==> flow/design.v <==
module hbridgecontroller(
input PCLK, 				 
input PRESERN, 				 
input PSEL, 				 
input PENABLE, 				 
output wire PREADY, 		 
output wire PSLVERR,		 
input PWRITE,				 
input [31:0] PADDR,			 
input wire [31:0] PWDATA,	 
output reg [31:0] PRDATA,	 
output reg motor1_pwm,
output reg motor2_pwm,
output reg [1:0] motor1_ctrl,
output reg [1:0] motor2_ctrl
); 
assign PSLVERR = 0;
assign PREADY = 1;
wire write_enable = (PENABLE && PWRITE && PSEL);
wire read_enable = (!PWRITE && PSEL); 
wire M1CTRL_WRITE = write_enable && (PADDR[15:0] == 16'h0000);
wire M1CTRL_READ = read_enable && (PADDR[15:0] == 16'h0000);
wire M2CTRL_WRITE = write_enable && (PADDR[15:0] == 16'h0004);
wire M2CTRL_READ = read_enable && (PADDR[15:0] == 16'h0004);
wire M1SPEED_WRITE = write_enable && (PADDR[15:0] == 16'h0008);
wire M1SPEED_READ = read_enable && (PADDR[15:0] == 16'h0008);
wire M2SPEED_WRITE = write_enable && (PADDR[15:0] == 16'h000c);
wire M2SPEED_READ = read_enable && (PADDR[15:0] == 16'h000c);
reg [31:0] counter;
parameter PWM_PERIOD = 200000;   
reg [31:0] M1_duty, M2_duty;
reg [31:0] M1_duty_v, M2_duty_v;
always @(posedge PCLK)
begin
    if (!PRESERN) counter = 0;
    else if (counter >= PWM_PERIOD) counter = 0;
    else counter = counter + 1;
    if (counter < M1_duty && M1_duty > (PWM_PERIOD >> 4)) motor1_pwm <= 1;
    else motor1_pwm <= 0;
    if (counter < M2_duty && M2_duty > (PWM_PERIOD >> 4)) motor2_pwm <= 1;
    else motor2_pwm <= 0;
end
always @(posedge PCLK)
begin
    M1_duty_v = M1_duty;
    M2_duty_v = M2_duty;
	if(!PRESERN)
	begin
        M1_duty_v = 0;
        M2_duty_v = 0;
        motor1_ctrl = 2'b10;
        motor2_ctrl = 2'b10;
    end
    if (M1CTRL_WRITE)
    begin
        if (PWDATA != 0) motor1_ctrl = 2'b01;
        else motor1_ctrl = 2'b10;
    end
    else if (M1CTRL_READ)
    begin
        if (motor1_ctrl == 2'b10) PRDATA = 1;
        else PRDATA = 0;
    end
    if (M2CTRL_WRITE)
    begin
        if (PWDATA != 0) motor2_ctrl = 2'b01;
        else motor2_ctrl = 2'b10;
    end
    else if (M2CTRL_READ)
    begin
        if (motor2_ctrl == 2'b10) PRDATA = 1;
        else PRDATA = 0;
    end
    else if (M1SPEED_WRITE) 
    begin
        M1_duty_v = (PWM_PERIOD * PWDATA[15:0]) >> 8;
        if (M1_duty_v > PWM_PERIOD) M1_duty_v = PWM_PERIOD;
    end
    else if (M1SPEED_READ) PRDATA = ( M1_duty_v / PWM_PERIOD );
    else if (M2SPEED_WRITE) 
    begin
        M2_duty_v = (PWM_PERIOD * PWDATA[15:0]) >> 8;
        if (M2_duty_v > PWM_PERIOD) M2_duty_v = PWM_PERIOD;
    end
    else if (M2SPEED_READ) PRDATA = ( M2_duty_v / PWM_PERIOD );
    M1_duty <= M1_duty_v;
    M2_duty <= M2_duty_v;
end
endmodule
# [Tool chain data of hbridgecontroller]
# Module hbridgecontroller before and after one edit of its RTL, step after step.
# "before" refers to lines of the RTL above, "after" to lines of the edited file.
# "change" is "after" less "before", of the values as shown; "rel_change_pct" is that difference over "before", in percent.
# Library cell names are shortened.
# The mark n/a stands for no value.
[inputs] top_module="hbridgecontroller" clk_port="PCLK" cell_library="sky130hd" pvt_corner="tt_025C_1v80"

# [The edit]
# Unified diff, file above to edited file.
# The edit is scripted: it alters the design's behaviour and was not made to optimise anything.
# begin of diff
@@ -81,5 +81,5 @@
     begin
         M2_duty_v = (PWM_PERIOD * PWDATA[15:0]) >> 8;
-        if (M2_duty_v > PWM_PERIOD) M2_duty_v = PWM_PERIOD;
+        if (M2_duty_v <= PWM_PERIOD) M2_duty_v = PWM_PERIOD;
     end
     else if (M2SPEED_READ) PRDATA = ( M2_duty_v / PWM_PERIOD );
# end of diff

# [Word level]
# Source: Yosys, flattened and elaborated, memories not mapped. Widths are those after wreduce; folded enables and synchronous resets count as part of the registers. Registers that Yosys merges into a memory's read port (data or address) are not register bits. Print and check cells do not count. Equal cells are merged and count once.
[word_totals] item="register_bits" before=134 after=134 change=0 rel_change_pct=0.00
[word_totals] item="output_inout_bits" before=40 after=40 change=0 rel_change_pct=0.00
[word_totals] item="wordCells" before=69 after=71 change=2 rel_change_pct=2.90
[classes] item="n_addsub" before=1 after=1 change=0 rel_change_pct=0.00
[classes] item="n_mul" before=1 after=1 change=0 rel_change_pct=0.00
[classes] item="div_mod_pow" before=2 after=2 change=0 rel_change_pct=0.00
[classes] item="cmp" before=6 after=7 change=1 rel_change_pct=16.67
[classes] item="n_eq" before=5 after=5 change=0 rel_change_pct=0.00
[classes] item="mux" before=30 after=31 change=1 rel_change_pct=3.33
[classes] item="reduce_logical" before=16 after=16 change=0 rel_change_pct=0.00
[ops] operator="two-way mux 24 bit" before=1 after=2 change=1 rel_change_pct=100.00
[ops] operator="less-or-equal comparator 24 x 18 -> 1 bit (second input constant)" before=0 after=1 change=1
# Operator kinds equal on both sides are left out: 17.

# [Longest topological paths]
# Depth = most cells in a row (Yosys ltp): at word level without a register or memory, in the mapped netlist without a sequential cell, where the memories' decode and read muxes count.
[depth] item="ltp_word" before=11 after=11 change=0 rel_change_pct=0.00
[depth] item="ABC_AREA" before="0" after="0"
[depth] item="depth_mapped" before=60 after=62 change=2 rel_change_pct=3.33
[depth] item="ltp_nobuf" before=48 after=50 change=2 rel_change_pct=4.17

# [Netlist]
# Yosys stat after the flow's synthesis: flattened, memories mapped to cells. It holds for the ABC_AREA given above (unset counts as 0); a run with the other value may have another netlist.
[types] cell_type="nand3_1" before=118 after=57 change=-61 rel_change_pct=-51.69
[types] cell_type="nor2b_1" before=17 after=42 change=25 rel_change_pct=147.06
[types] cell_type="a22o_1" before=2 after=27 change=25 rel_change_pct=1250.00
[types] cell_type="and3_1" before=53 after=29 change=-24 rel_change_pct=-45.28
[types] cell_type="nand2_1" before=177 after=154 change=-23 rel_change_pct=-12.99
[types] cell_type="o21ai_0" before=139 after=119 change=-20 rel_change_pct=-14.39
[types] cell_type="a21oi_1" before=127 after=145 change=18 rel_change_pct=14.17
[types] cell_type="or3_1" before=9 after=22 change=13 rel_change_pct=144.44
[types] cell_type="a21o_1" before=29 after=18 change=-11 rel_change_pct=-37.93
[types] cell_type="a211oi_1" before=28 after=17 change=-11 rel_change_pct=-39.29
[types] cell_type="inv_1" before=187 after=197 change=10 rel_change_pct=5.35
[types] cell_type="and2_1" before=41 after=31 change=-10 rel_change_pct=-24.39
[types] cell_type="nor3_1" before=56 after=65 change=9 rel_change_pct=16.07
[types] cell_type="o211ai_1" before=31 after=23 change=-8 rel_change_pct=-25.81
[types] cell_type="mux2i_1" before=27 after=35 change=8 rel_change_pct=29.63
[types] cell_type="o21ai_1" before=25 after=17 change=-8 rel_change_pct=-32.00
[types] cell_type="buf_2" before=19 after=11 change=-8 rel_change_pct=-42.11
[types] cell_type="a32oi_1" before=9 after=2 change=-7 rel_change_pct=-77.78
# Cell types equal on both sides are left out: 20.
# Not every row of either side is listed.
[mapped] item="cell_count" before=2271 after=2157 change=-114 rel_change_pct=-5.02
[mapped] item="synth_area_mm2" before=0.0173629 after=0.0167123 change=-0.0006506 rel_change_pct=-3.75
[mapped] item="sequential_area_mm2" before=0.0026826 after=0.0026826 change=0.0000000 rel_change_pct=0.00
[mapped] item="ff_cells" before=134 after=134 change=0 rel_change_pct=0.00
[mapped] item="n_buf" before=83 after=79 change=-4 rel_change_pct=-4.82

# [Worst setup path after synthesis]
# Path of least setup slack by OpenSTA after synthesis, without wires, with an ideal clock, recovery checks aside; 20% of the period is set as input and as output delay. Where synthesis merged equal registers, the netlist keeps one of their names.
[synth_timing] item="kind" before="input port to flip-flop" after="input port to flip-flop"
[synth_timing] item="startpoint" before="input port PADDR[3]" after="input port PADDR[3]"
[synth_timing] item="endpoint" before="register PRDATA[0]" after="register PRDATA[0]"
[synth_timing] item="clock_period_ps" before=30000 after=30000 change=0 rel_change_pct=0.00
[synth_timing] item="input_delay_ps" before=6000 after=6000 change=0 rel_change_pct=0.00
[synth_timing] item="setup_time_ps" before=124 after=122 change=-2
[synth_timing] item="t_first_pin_ps" before=6000 after=6000 change=0 rel_change_pct=0.00
[synth_timing] item="arrival_time_ps" before=18971 after=19563 change=592 rel_change_pct=3.12
[synth_timing] item="required_ps" before=29876 after=29878 change=2 rel_change_pct=0.01
[synth_timing] item="setup_slack_ps" before=10905 after=10315 change=-590
[synth_timing] item="delay_ps" before=13095 after=13685 change=590 rel_change_pct=4.51
[synth_timing] item="path_stages" before=53 after=54 change=1 rel_change_pct=1.89
[synth_timing] item="path_buffers" before=6 after=5 change=-1 rel_change_pct=-16.67
[synth_timing] item="synth_period_reached_ps" before=19095 after=19685 change=590 rel_change_pct=3.09
# "delay_ps" = arrival - input delay + setup time.
# "path_stages": output pins that drive a net of the path, with the launching flip-flop's if there is one; two outputs of one cell count as two.
# "synth_period_reached_ps" is the clock period less the worst setup slack; recovery checks do not enter. This is arithmetic on one report: input and output delays are still those of the set period (20% each).
# The rows between start and end are the longest chain of elaborated cells between them; the timing report does not say that the signal goes this way. Where chains are equally long, one stands for them.
# A line is the first line of the expression or statement that the cell stems from. Yosys adds cells for indexed reads and writes and turns some case tables into memories.
# At most two assigning lines are given for a register; there are more.
[synth_between_before] path_cell_list="buf_4 -> inv_2 -> or3_1 -> buf_2 -> buf_2 -> o21ai_1 -> a21oi_1 -> o22ai_1 -> nand3_2 -> a31oi_4 -> mux2_4 -> a2111oi_1 -> a311o_1 -> nand3_1 -> nor4_4 -> nor2_1 -> a211o_2 -> nor4_4 -> [... 17 more ...] -> mux2_4 -> a211oi_2 -> o311ai_1 -> xnor2_1 -> nor2_1 -> or4_4 -> mux2_1 -> a221o_1 -> buf_2 -> a31oi_1 -> o31ai_2 -> maj3_2 -> xnor2_2 -> a311o_2 -> a21boi_1 -> o311ai_1 -> nor4b_2 -> a21oi_1" elab_chain_len=10 cone_cells=20 classes_between="eq/ne (3); mux (8); reduce/logical (9)"
[synth_lines_before] item="from (decl)" line_no=9 text="input [31:0] PADDR,"
[synth_lines_before] item="zero test 16 bit" line_no=22 text="wire M1CTRL_READ = read_enable && (PADDR[15:0] == 16'h0000);"
[synth_lines_before] item="logical AND 1 bit" line_no=22
[synth_lines_before] item="two-way mux 32 bit" line_no=59 text="else if (M1CTRL_READ)"
[synth_lines_before] item="two-way mux 32 bit" line_no=54 text="if (M1CTRL_WRITE)"
[synth_lines_before] item="two-way mux 32 bit" line_no=85 text="else if (M2SPEED_READ) PRDATA = ( M2_duty_v / PWM_PERIOD );"
[synth_lines_before] item="two-way mux 32 bit" line_no=80 text="else if (M2SPEED_WRITE)"
[synth_lines_before] item="two-way mux 32 bit" line_no=79 text="else if (M1SPEED_READ) PRDATA = ( M1_duty_v / PWM_PERIOD );"
[synth_lines_before] item="two-way mux 32 bit" line_no=74 text="else if (M1SPEED_WRITE)"
[synth_lines_before] item="two-way mux 32 bit" line_no=69 text="else if (M2CTRL_READ)"
[synth_lines_before] item="two-way mux 32 bit" line_no=64 text="if (M2CTRL_WRITE)"
[synth_lines_before] item="to (assign)" line_no=79
[synth_lines_before] item="to (assign)" line_no=85
[synth_lines_before] item="to (decl)" line_no=11 text="output reg [31:0] PRDATA,"
[synth_between_after] path_cell_list="buf_4 -> or4b_4 -> or2_4 -> nor2_4 -> a31oi_1 -> o211a_1 -> or4_4 -> o31ai_4 -> o21a_1 -> a211oi_4 -> o21ai_2 -> mux2_2 -> a21o_1 -> o311ai_2 -> a21oi_2 -> o211ai_2 -> nand2_1 -> a221oi_2 -> [... 18 more ...] -> nor2_1 -> or4_1 -> a21boi_1 -> buf_4 -> a31oi_4 -> mux2_2 -> a221oi_2 -> and4_4 -> a22o_2 -> mux2i_1 -> o311a_1 -> o21a_1 -> o22ai_1 -> and2_1 -> buf_4 -> mux2i_1 -> o21a_1 -> o32a_1" cone_cells=20 classes_between="eq/ne (3); mux (8); reduce/logical (9)"
[synth_lines_after] item="from (decl)" line_no=9 text="input [31:0] PADDR,"
[synth_lines_after] item="to (assign)" line_no=79 text="else if (M1SPEED_READ) PRDATA = ( M1_duty_v / PWM_PERIOD );"
[synth_lines_after] item="to (assign)" line_no=85 text="else if (M2SPEED_READ) PRDATA = ( M2_duty_v / PWM_PERIOD );"
[synth_lines_after] item="to (decl)" line_no=11 text="output reg [31:0] PRDATA,"
# after: No chain of elaborated cells between the ends is given.

# [Path in the finished layout]
# Path of least setup slack in the final report of each run of pair 1 (OpenROAD, finished layout, wires in). Where an end is a register, its clock arrival counts in the times.
# The report prints the path's times to 10 ps; the period is as set.
[layout_timing] item="kind" before="input port to flip-flop" after="input port to flip-flop"
[layout_timing] item="startpoint" before="input port PADDR[1]" after="input port PADDR[3]"
[layout_timing] item="endpoint" before="register PRDATA[0]" after="register PRDATA[0]"
[layout_timing] item="clock_period_ps" before=24500 after=24500 change=0 rel_change_pct=0.00
[layout_timing] item="input_delay_ps" before=4900 after=4900 change=0 rel_change_pct=0.00
[layout_timing] item="setup_time_ps" before=120 after=110 change=-10
[layout_timing] item="t_first_pin_ps" before=4900 after=4900 change=0 rel_change_pct=0.00
[layout_timing] item="arrival_time_ps" before=22870 after=23130 change=260 rel_change_pct=1.14
[layout_timing] item="required_ps" before=24810 after=24840 change=30 rel_change_pct=0.12
[layout_timing] item="setup_slack_ps" before=1950 after=1720 change=-230
[layout_timing] item="path_stages" before=49 after=53 change=4 rel_change_pct=8.16
[layout_timing] item="path_buffers" before=1 after=3 change=2 rel_change_pct=200.00
# At most two assigning lines are given for a register; there are more.
[layout_between_before] path_cell_list="clkdlybuf4s50_1 -> nor4b_1 -> nand4_1 -> nor2_4 -> mux2i_1 -> a211oi_2 -> and3_1 -> a311oi_1 -> o21ai_1 -> nor2_1 -> a311o_1 -> a2111oi_2 -> o221ai_1 -> mux2i_1 -> a211o_2 -> nor4_4 -> o21ai_1 -> mux2i_4 -> [... 13 more ...] -> o21ai_2 -> mux2_4 -> a211oi_2 -> o311ai_1 -> xnor2_1 -> o2111ai_1 -> maj3_1 -> a21boi_1 -> xnor2_1 -> and2_2 -> a21boi_2 -> nor2_1 -> o311a_4 -> a311o_2 -> a21boi_1 -> o311ai_1 -> nor4b_2 -> a21oi_1" cone_cells=20 classes_between="eq/ne (3); mux (8); reduce/logical (9)"
[layout_lines_before] item="from (decl)" line_no=9 text="input [31:0] PADDR,"
[layout_lines_before] item="to (assign)" line_no=79 text="else if (M1SPEED_READ) PRDATA = ( M1_duty_v / PWM_PERIOD );"
[layout_lines_before] item="to (assign)" line_no=85 text="else if (M2SPEED_READ) PRDATA = ( M2_duty_v / PWM_PERIOD );"
[layout_lines_before] item="to (decl)" line_no=11 text="output reg [31:0] PRDATA,"
# before: No chain of elaborated cells between the ends is given.
[layout_between_after] path_cell_list="clkdlybuf4s50_1 -> or4b_4 -> nor2_2 -> buf_4 -> nand2_1 -> a32o_1 -> o211a_1 -> or4_4 -> o31ai_4 -> o21a_1 -> a211oi_4 -> o21ai_2 -> mux2_2 -> a21o_1 -> o311ai_2 -> a21oi_2 -> o211ai_2 -> nand2_1 -> [... 17 more ...] -> a211oi_1 -> nor2_1 -> or4_1 -> a21boi_1 -> buf_4 -> a31oi_4 -> mux2_2 -> a221oi_2 -> and4_4 -> a22o_2 -> mux2i_1 -> o311a_1 -> o21a_1 -> o22ai_1 -> and2_1 -> mux2i_1 -> nand4_1 -> o32a_1" cone_cells=20 classes_between="eq/ne (3); mux (8); reduce/logical (9)"
[layout_lines_after] item="from (decl)" line_no=9 text="input [31:0] PADDR,"
[layout_lines_after] item="to (assign)" line_no=79 text="else if (M1SPEED_READ) PRDATA = ( M1_duty_v / PWM_PERIOD );"
[layout_lines_after] item="to (assign)" line_no=85 text="else if (M2SPEED_READ) PRDATA = ( M2_duty_v / PWM_PERIOD );"
[layout_lines_after] item="to (decl)" line_no=11 text="output reg [31:0] PRDATA,"
# after: No chain of elaborated cells between the ends is given.

# [Measured runs]
# Both versions went through the flow (Yosys, OpenROAD) with the same settings in each pair. Constraints: input delay and output delay 20% of the set period each, output load 0.01 pF.
[settings_pair_1] period_ns=24.5 CAP_MARGIN=20 CORE_MARGIN=2 CORE_UTILIZATION=40 SLEW_MARGIN=20
[measured_pair_1] item="yosys_chip_area_mm2" before=0.0173629 after=0.0167123 change=-0.0006506 rel_change_pct=-3.75
[measured_pair_1] item="die_area_mm2" before=0.0450904 after=0.0434326 change=-0.0016578 rel_change_pct=-3.68
[measured_pair_1] item="final_stdcell_area_mm2" before=0.0194599 after=0.0187705 change=-0.0006894 rel_change_pct=-3.54
[measured_pair_1] item="finish.utilization_frac" before=0.453 after=0.458 change=0.005
[measured_pair_1] item="worstSetupSlack_ps" before=1945 after=1717 change=-228
[measured_pair_1] item="final_setup_tns_ps" before=0 after=0 change=0
[measured_pair_1] item="final_hold_ws_ps" before=435 after=449 change=14
[measured_pair_1] item="design_power_uw" before=785.2 after=801.4 change=16.2 rel_change_pct=2.06
[measured_pair_1] item="achieved_clock_period_ps" before=22555 after=22783 change=228 rel_change_pct=1.01
[settings_pair_2] CELL_PAD_IN_SITES_DETAIL_PLACEMENT=2 CORE_UTILIZATION=24 CTS_CLUSTER_SIZE=87 GPL_ROUTABILITY_DRIVEN=1 GPL_TIMING_DRIVEN=1 MAX_ROUTING_LAYER="met5" PLACE_DENSITY=0.9 SLEW_MARGIN=0 period_ns=17.8 CAP_MARGIN=20 CORE_MARGIN=2
[measured_pair_2] item="yosys_chip_area_mm2" before=0.0173629 after=0.0167123 change=-0.0006506 rel_change_pct=-3.75
[measured_pair_2] item="die_area_mm2" before=0.0745126 after=0.0717624 change=-0.0027502 rel_change_pct=-3.69
[measured_pair_2] item="final_stdcell_area_mm2" before=0.024197 after=0.026025 change=0.001828 rel_change_pct=7.55
[measured_pair_2] item="finish.utilization_frac" before=0.338 after=0.378 change=0.040
[measured_pair_2] item="worstSetupSlack_ps" before=-5059 after=-4318 change=741
[measured_pair_2] item="final_setup_tns_ps" before=-15515 after=-11180 change=4335
[measured_pair_2] item="final_hold_ws_ps" before=460 after=468 change=8
[measured_pair_2] item="design_power_uw" before=1499 after=1343 change=-156 rel_change_pct=-10.41
[measured_pair_2] item="achieved_clock_period_ps" before=22859 after=22118 change=-741 rel_change_pct=-3.24
# By "achieved_clock_period_ps" is meant the clock period of the run minus its worst setup slack. This is arithmetic on one report: input and output delays are still those of the set period (20% each).
# "design_power_uw" is the tool's figure for a default switching activity; nothing was simulated.
